==> flow/design.v <==
module JAM (
input CLK,
input RST,
output reg [2:0] W,
output reg [2:0] J,
input [6:0] Cost,
output reg [3:0] MatchCount,
output reg [9:0] MinCost,
output reg Valid );
reg [5:0]state;
reg [2:0]num[0:7];
reg [4:0]ix;
reg [9:0]tempCost;
reg [4:0]changePoint;
reg [4:0]n;
reg [4:0]max_min_pos;
reg [4:0]max_min_value;
always @(posedge CLK or posedge RST) 
begin
    if(RST)
    begin
		  W <= 0;
		  J <= 0;
		  Valid <= 0;
		  num[0] <= 0;
		  num[1] <= 1;
		  num[2] <= 2;
		  num[3] <= 3;
		  num[4] <= 4;
		  num[5] <= 5;
		  num[6] <= 6;
		  num[7] <= 7;
		  state <= 0;
		  ix <= 1;
		  tempCost <= 0;
		  MatchCount <= 0;
		  MinCost <= 1023;
		  changePoint <= 0;
		  n <= 10;
		  max_min_pos <= 0;
		  max_min_value <= 10;
    end
    else 
    begin
		case(state)
			5'd0:
			begin
				if(ix > 8)
				begin
					if(tempCost < MinCost)
					begin
						MatchCount <= 1;
						MinCost <= tempCost;
					end
					else if(tempCost == MinCost)
					begin
						MatchCount <= MatchCount + 1;
					end
					ix <= 1;
					tempCost <= 0;
					state <= 1;
				end
				else if(ix == 8)
				begin
					tempCost <= tempCost + Cost;
					ix <= ix + 1;
				end
				else
				begin
					tempCost <= tempCost + Cost;
					W <= ix;
					J <= num[ix];
					ix <= ix + 1;
				end
			end
			5'd1:
			begin
				if(num[7] > num[6])
				begin
					num[6] <= num[7];
					num[7] <= num[6];
					state <= 0;
					W <= 0;
					J <= num[0];
				end
				else if(num[6] > num[5])
				begin
					 if(num[7] > num[5] && num[7] < num[6])
					 begin
						num[7] <= num[6];
						num[5] <= num[7];
						num[6] <= num[5];
						state <= 0;
						W <= 0;
						J <= num[0];
					 end
					 else
					 begin
						num[5] <= num[6];
						num[6] <= num[7];
						num[7] <= num[5];
						state <= 0;
						W <= 0;
						J <= num[0];
					 end
				end
				else if(num[5] > num[4])
				begin
						if(num[6] < num[4] && ((num[7] < num[4]) || num[5] < num[7]) )
						begin
							num[4] <= num[5];
							num[5] <= num[7];
							num[7] <= num[4];
						end
						else if(num[6] > num[4] && num[5] > num[6] && num[7] < num[4])
						begin
							num[4] <= num[6];
							num[5] <= num[7];
							num[6] <= num[4];
							num[7] <= num[5];
						end
						else if(num[7] > num[4] && num[7] < num[6] && num[7] < num[5])
						begin
							num[4] <= num[7];
							num[5] <= num[4];
							num[7] <= num[5];
						end
						state <= 0;
						W <= 0;
						J <= num[0];
				end
				else if(num[4] > num[3])
				begin
					changePoint <= 3;
					state <= 2;
					n <= 4;
				end
				else if(num[3] > num[2])
				begin
					changePoint <= 2;
					state <= 2;
					n <= 3;
				end
				else if(num[2] > num[1])
				begin
					changePoint <= 1;
					state <= 2;
					n <= 2;
				end
				else if(num[1] > num[0])
				begin
					changePoint <= 0;
					state <= 2;
					n <= 1;
				end
				else
					state <= 4;
			end
			5'd2:
			begin
				if(n >= 8)
				begin
					num[changePoint] <= num[max_min_pos];
					num[max_min_pos] <= num[changePoint];
					state <= 3;
					max_min_value <= 10;
				end
				else
				begin
					if(num[n] > num[changePoint] && num[n] < max_min_value)
					begin
						max_min_pos <= n;
						max_min_value <= num[n];
					end
					n <= n + 1;
				end
			end
			5'd3:
			begin
				if(changePoint == 4)
				begin
					num[5] <= num[7];
					num[7] <= num[5];
				end
				else if(changePoint == 3)
				begin
					num[4] <= num[7];
					num[5] <= num[6];
					num[6] <= num[5];
					num[7] <= num[4];
				end
				else if(changePoint == 2)
				begin
					num[3] <= num[7];
					num[4] <= num[6];
					num[6] <= num[4];
					num[7] <= num[3];
				end
				else if(changePoint == 1)
				begin
					num[2] <= num[7];
					num[3] <= num[6];
					num[4] <= num[5];
					num[5] <= num[4];
					num[6] <= num[3];
					num[7] <= num[2];
				end
				else if(changePoint == 0)
				begin
					num[1] <= num[7];
					num[2] <= num[6];
					num[3] <= num[5];
					num[5] <= num[3];
					num[6] <= num[2];
					num[7] <= num[1];
				end
					state <= 0;
					W <= 0;
					J <= num[0];
			end
			5'd4:
			begin
				Valid <= 1;
			end
		endcase
    end
end
endmodule
# Tool chain data of JAM

The steps from the RTL of JAM to its reports follow in flow order.
Line numbers count from 1 in the design file above.
Library cell names are shortened.
Not given: n/a

Top: JAM
Clock: CLK
Library: sky130hd
Library corner: tt_025C_1v80

# Word-level counts

Source: Yosys, flattened and elaborated. Widths are those after wreduce. Registers that Yosys merges into a memory's read port (data or address) are not register bits. Print and check cells do not count. Equal cells are merged and count once.

Register bits: 84
Output and inout port bits: 21
Word-level cells: 301

$add $sub $neg: 4
Order comparisons: 21
Eq/ne operators: 74
Multiplexer cells: 139
Bitwise gates (word level): 4
Reduce/logical cells: 39

Operators with widths:

| cell                                                           | number |
| 3-bit 2-to-1 mux                                               | 104 |
| 3-bit case mux with 8-bit select                               | 4 |
| 5-bit 2-to-1 mux                                               | 15 |
| 3-bit case mux with 3-bit select                               | 6 |
| 3-bit equality test with constant B                            | 16 |
| 3-bit > comparator                                             | 12 |
| 2-bit inequality test with constant B                          | 14 |
| 4-bit inequality test with constant B                          | 7 |
| 3-bit inequality test with constant B                          | 9 |
| 3-bit by 2-bit equality test with 1-bit output with constant B | 8 |
| 8-bit AND reduction                                            | 3 |
| 6-bit case mux with 4-bit select                               | 1 |
| 5-bit inequality test with constant B                          | 4 |
| 6-bit AND reduction                                            | 3 |
| 3-bit case mux with 2-bit select                               | 3 |
| 3-bit less-than comparator                                     | 5 |
| 3-bit AND reduction                                            | 5 |
| 3-bit by 1-bit equality test with 1-bit output with constant B | 4 |
| 3-bit logical NOT                                              | 4 |
| 6-bit by 2-bit equality test with 1-bit output with constant B | 2 |
| 6-bit inequality test with constant B                          | 2 |
| 6-bit 2-to-1 mux                                               | 2 |
| 10-bit less-than comparator                                    | 1 |
| 10-bit equality test                                           | 1 |
| 10-bit by 7-bit adder with 10-bit output                       | 1 |
| 2-bit nonzero test                                             | 5 |
| 5-bit by 1-bit adder with 5-bit output with constant B         | 2 |
| 5-bit by 2-bit equality test with 1-bit output with constant B | 2 |

Not listed: further kinds 24, cells in them 36.

# Logic depth

Depth = most cells in a row (Yosys ltp): at word level without a register or memory, in the mapped netlist without a sequential cell, where the memories' decode and read muxes count.

Word-level depth: 10
ABC_AREA: 0
Mapped depth: 16

# Mapped cells and area

Source: synth_stat.txt of the flow (Yosys; design flattened, memories mapped). It holds for the ABC_AREA given above (unset counts as 0); a run with the other value may have another netlist.

Cell types:

| cell     | number | total area (um^2) |
| dfrtp_1  | 51     | 1.28E+03 |
| ha_1     | 68     | 850.816 |
| dfstp_2  | 28     | 735.706 |
| o21ai_0  | 85     | 425.408 |
| mux2i_1  | 39     | 390.374 |
| nand2_1  | 93     | 349.085 |
| a21oi_1  | 51     | 255.245 |
| inv_1    | 60     | 225.216 |
| nor2_1   | 53     | 198.941 |
| mux2_2   | 16     | 180.173 |
| clkbuf_1 | 34     | 127.622 |
| a31oi_1  | 17     | 106.352 |
| nand3_1  | 20     | 100.096 |
| a21o_1   | 12     | 90.086 |
| a222oi_1 | 9      | 90.086 |
| nor2b_1  | 13     | 81.328 |
| a221oi_1 | 7      | 61.309 |
| nor3_1   | 12     | 60.058 |

Other cell types: 59; their cells: 171.

Cells in the netlist: 839
Mapped area: 0.0069417 mm^2
Sequential area: 0.0020119 mm^2
Flip-flops: 79
Buffer cells: 49

# Worst setup path after synthesis

OpenSTA on the mapped netlist: ideal clock, no wires. The path of least setup slack (recovery checks aside). Input and output delay are each 20% of the period. Register names are those of the netlist, which keeps one name where synthesis merged equal registers.

Path type: register to register
Start: register n[1]
End: register max_min_pos[0]
Clock period: 8.0 ns
Library setup time: 0.128 ns
Time at the first pin: 0.000 ns
Arrival: 3.147 ns
Required time: 7.872 ns
Path slack: 4.726 ns
Path delay: 3.275 ns
Stages on the path: 15
Synthesis period reached: 3.274 ns

"path delay" = arrival - input delay + setup time.
"stages on the path": output pins that drive a net of the path, with the launching flip-flop's if there is one; two outputs of one cell count as two.
"synthesis period reached" is the clock period less the worst setup slack; recovery checks do not enter. This is arithmetic on one report: input and output delays are still those of the set period (20% each).
Between the ends stands the longest chain of elaborated cells between them, by number of cells; it is not shown to be the way that was timed. Of several equally long chains one is given.
Each line given opens the expression or statement behind the cell; cells for indexed reads and writes are added by Yosys, which also makes memories of some case tables.
At most two assigning lines are given for a register; there are more.

Path through: dfstp_2 -> inv_1 -> ha_1 -> or2_0 -> buf_2 -> a31oi_1 -> nor2_1 -> a31oi_1 -> ha_1 -> and2_1 -> a211oi_2 -> o21ai_1 -> o31a_2 -> a2111oi_4 -> mux2_1
Cells in the longest elaborated chain: 7
Elaborated cells between the ends (all ways): 19
Those cells by class: 3 x compare; 7 x eq/ne; 5 x mux; 1 x logic; 3 x reduce/logical

RTL lines, path after synthesis:

| item                             | line | text |
| from (decl)                      | 15   | `reg [4:0]n;` |
| from (assign)                    | 39   | `n <= 10;` |
| from (assign)                    | 175  | `n <= n + 1;` |
| 3-bit equality test              | 170  | `if(num[n] > num[changePoint] && num[n] < max_min_value)` |
| 3-bit case mux with 8-bit select | 170  |  |
| 3-bit 2-to-1 mux                 | 161  | `if(n >= 8)` |
| 3-bit 2-to-1 mux                 | 45   | `case(state)` |
| 3-bit > comparator               | 170  |  |
| 1-bit logical AND                | 170  |  |
| 3-bit AND reduction              | n/a  |  |
| to (assign)                      | 40   | `max_min_pos <= 0;` |
| to (assign)                      | 172  | `max_min_pos <= n;` |

# Timing after layout

From the final timing report of run A: the path of least setup slack in the routed layout; clock arrival at registers is part of the times.

Path type: register to register
Start: register n[1]
End: register max_min_pos[1]
Clock period: 3.72 ns
Library setup time: 0.11 ns
Time at the first pin: 0.35 ns
Arrival: 3.72 ns
Required time: 3.96 ns
Path slack: 0.24 ns
Stages on the path: 14

Between the ends stands the longest chain of elaborated cells between them, by number of cells; it is not shown to be the way that was timed. Of several equally long chains one is given.
At most two assigning lines are given for a register; there are more.

Path through: dfstp_2 -> inv_1 -> ha_1 -> or2_1 -> a31oi_1 -> nor2_1 -> a31oi_2 -> ha_1 -> and2_1 -> a211oi_2 -> o21ai_1 -> o31a_2 -> a2111oi_4 -> mux2_1
Cells in the longest elaborated chain: 7
Elaborated cells between the ends (all ways): 19
Those cells by class: 3 x compare; 7 x eq/ne; 5 x mux; 1 x logic; 3 x reduce/logical

RTL lines, path post-layout:

| item                             | line | text |
| from (decl)                      | 15   | `reg [4:0]n;` |
| from (assign)                    | 39   | `n <= 10;` |
| from (assign)                    | 175  | `n <= n + 1;` |
| 3-bit equality test              | 170  | `if(num[n] > num[changePoint] && num[n] < max_min_value)` |
| 3-bit case mux with 8-bit select | 170  |  |
| 3-bit 2-to-1 mux                 | 161  | `if(n >= 8)` |
| 3-bit 2-to-1 mux                 | 45   | `case(state)` |
| 3-bit > comparator               | 170  |  |
| 1-bit logical AND                | 170  |  |
| 3-bit AND reduction              | n/a  |  |
| to (assign)                      | 40   | `max_min_pos <= 0;` |
| to (assign)                      | 172  | `max_min_pos <= n;` |

Wiki page: JAM / flow data

JAM through Yosys and OpenROAD on sky130hd: 3 stored runs, unordered, with their settings and measured results. The constraints put input and output delay at 20% of the set period each and load the outputs with 0.01 pF.
"period achieved" is the run's clock period less its worst setup slack. It is reckoned from that one timing run; input and output delays stay at 20% of the period that was set.
"time on the worst setup path" means the part of the period allowed to the worst setup path (the constraints hold back 20% at inputs and 20% at outputs) less its slack; where the path has registers, the arrival times of their clocks count too.
By "total power after layout" is meant OpenSTA's value without simulated activity: inputs other than the clock are taken to toggle once in ten clock periods, and the tool carries that through the logic.

## Run A

==> flow/run.sh <==
#!/bin/bash
# the make line also repeats the synthesis and layout settings of config.mk as NAME=value (left out here)
make -C /OpenROAD-flow-scripts/flow DESIGN_CONFIG=/design/flow/config.mk WORK_HOME=/design/flow/orfs CLKGATE_MAP_FILE= finish
==> flow/config.mk <==
export PLATFORM = sky130hd
export DESIGN_NAME = JAM
export DESIGN_NICKNAME = JAM
export VERILOG_FILES = /design/flow/design.v
export SDC_FILE = /design/flow/constraint.sdc
export NUM_CORES = 4
export LEC_CHECK = 0
export CAP_MARGIN = 20
export CORE_MARGIN = 2
export CORE_UTILIZATION = 40
export SLEW_MARGIN = 20
==> flow/constraint.sdc <==
create_clock -name core_clock -period 3.72 [get_ports {CLK}]
set_input_delay 0.7440 -clock core_clock [delete_from_list [all_inputs] [get_ports {CLK}]]
set_output_delay 0.7440 -clock core_clock [all_outputs]
set_load 0.01 [all_outputs]

| result of run A | value |
|---|---|
| netlist area reported by Yosys | 0.0069417 mm^2 |
| die outline area | 0.018424 mm^2 |
| standard-cell area after layout | 0.0078963 mm^2 |
| utilization | 0.461 |
| setup slack of the critical path | 0.235 ns |
| final setup TNS | 0.000 ns |
| final worst hold slack | 0.462 ns |
| total power after layout | 1.865 mW |
| period achieved | 3.485 ns |
| time on the worst setup path | 3.48 ns |
| kind of the worst setup path | register to register |

## Run B

==> flow/run.sh <==
#!/bin/bash
# the make line also repeats the synthesis and layout settings of config.mk as NAME=value (left out here)
make -C /OpenROAD-flow-scripts/flow DESIGN_CONFIG=/design/flow/config.mk WORK_HOME=/design/flow/orfs CLKGATE_MAP_FILE= finish
==> flow/config.mk <==
export PLATFORM = sky130hd
export DESIGN_NAME = JAM
export DESIGN_NICKNAME = JAM
export VERILOG_FILES = /design/flow/design.v
export SDC_FILE = /design/flow/constraint.sdc
export NUM_CORES = 4
export LEC_CHECK = 0
export ABC_AREA = 1
export CAP_MARGIN = 25
export CELL_PAD_IN_SITES_DETAIL_PLACEMENT = 2
export CORE_MARGIN = 2
export CORE_UTILIZATION = 40
export CTS_CLUSTER_SIZE = 67
export GPL_ROUTABILITY_DRIVEN = 0
export GPL_TIMING_DRIVEN = 0
export HOLD_SLACK_MARGIN = 0.13
export PLACE_DENSITY = 0.55
export SLEW_MARGIN = 25
==> flow/constraint.sdc <==
create_clock -name core_clock -period 8.0 [get_ports {CLK}]
set_input_delay 1.6000 -clock core_clock [delete_from_list [all_inputs] [get_ports {CLK}]]
set_output_delay 1.6000 -clock core_clock [all_outputs]
set_load 0.01 [all_outputs]

| result of run B | value |
|---|---|
| netlist area reported by Yosys | 0.007317 mm^2 |
| die outline area | 0.0193906 mm^2 |
| standard-cell area after layout | 0.0082104 mm^2 |
| utilization | 0.457 |
| setup slack of the critical path | 3.608 ns |
| final setup TNS | 0.000 ns |
| final worst hold slack | 0.489 ns |
| total power after layout | 0.8870 mW |
| period achieved | 4.392 ns |
| time on the worst setup path | 4.39 ns |
| kind of the worst setup path | register to register |

## Run C

==> flow/run.sh <==
#!/bin/bash
# the make line also repeats the synthesis and layout settings of config.mk as NAME=value (left out here)
make -C /OpenROAD-flow-scripts/flow DESIGN_CONFIG=/design/flow/config.mk WORK_HOME=/design/flow/orfs CLKGATE_MAP_FILE= finish
==> flow/config.mk <==
export PLATFORM = sky130hd
export DESIGN_NAME = JAM
export DESIGN_NICKNAME = JAM
export VERILOG_FILES = /design/flow/design.v
export SDC_FILE = /design/flow/constraint.sdc
export NUM_CORES = 4
export LEC_CHECK = 0
export CAP_MARGIN = 20
export CORE_ASPECT_RATIO = 1.17
export CORE_MARGIN = 9
export CORE_UTILIZATION = 46
export CTS_CLUSTER_SIZE = 51
export GPL_ROUTABILITY_DRIVEN = 0
export PLACE_DENSITY = 0.61
export SETUP_SLACK_MARGIN = 0.21
export SLEW_MARGIN = 40
==> flow/constraint.sdc <==
create_clock -name core_clock -period 2.58 [get_ports {CLK}]
set_input_delay 0.5160 -clock core_clock [delete_from_list [all_inputs] [get_ports {CLK}]]
set_output_delay 0.5160 -clock core_clock [all_outputs]
set_load 0.01 [all_outputs]

| result of run C | value |
|---|---|
| netlist area reported by Yosys | 0.0069417 mm^2 |
| die outline area | 0.0198506 mm^2 |
| standard-cell area after layout | 0.0096117 mm^2 |
| utilization | 0.651 |
| setup slack of the critical path | -0.607 ns |
| final setup TNS | -3.825 ns |
| final worst hold slack | 0.463 ns |
| total power after layout | 2.775 mW |
| period achieved | 3.187 ns |
| time on the worst setup path | 3.19 ns |
| kind of the worst setup path | register to register |
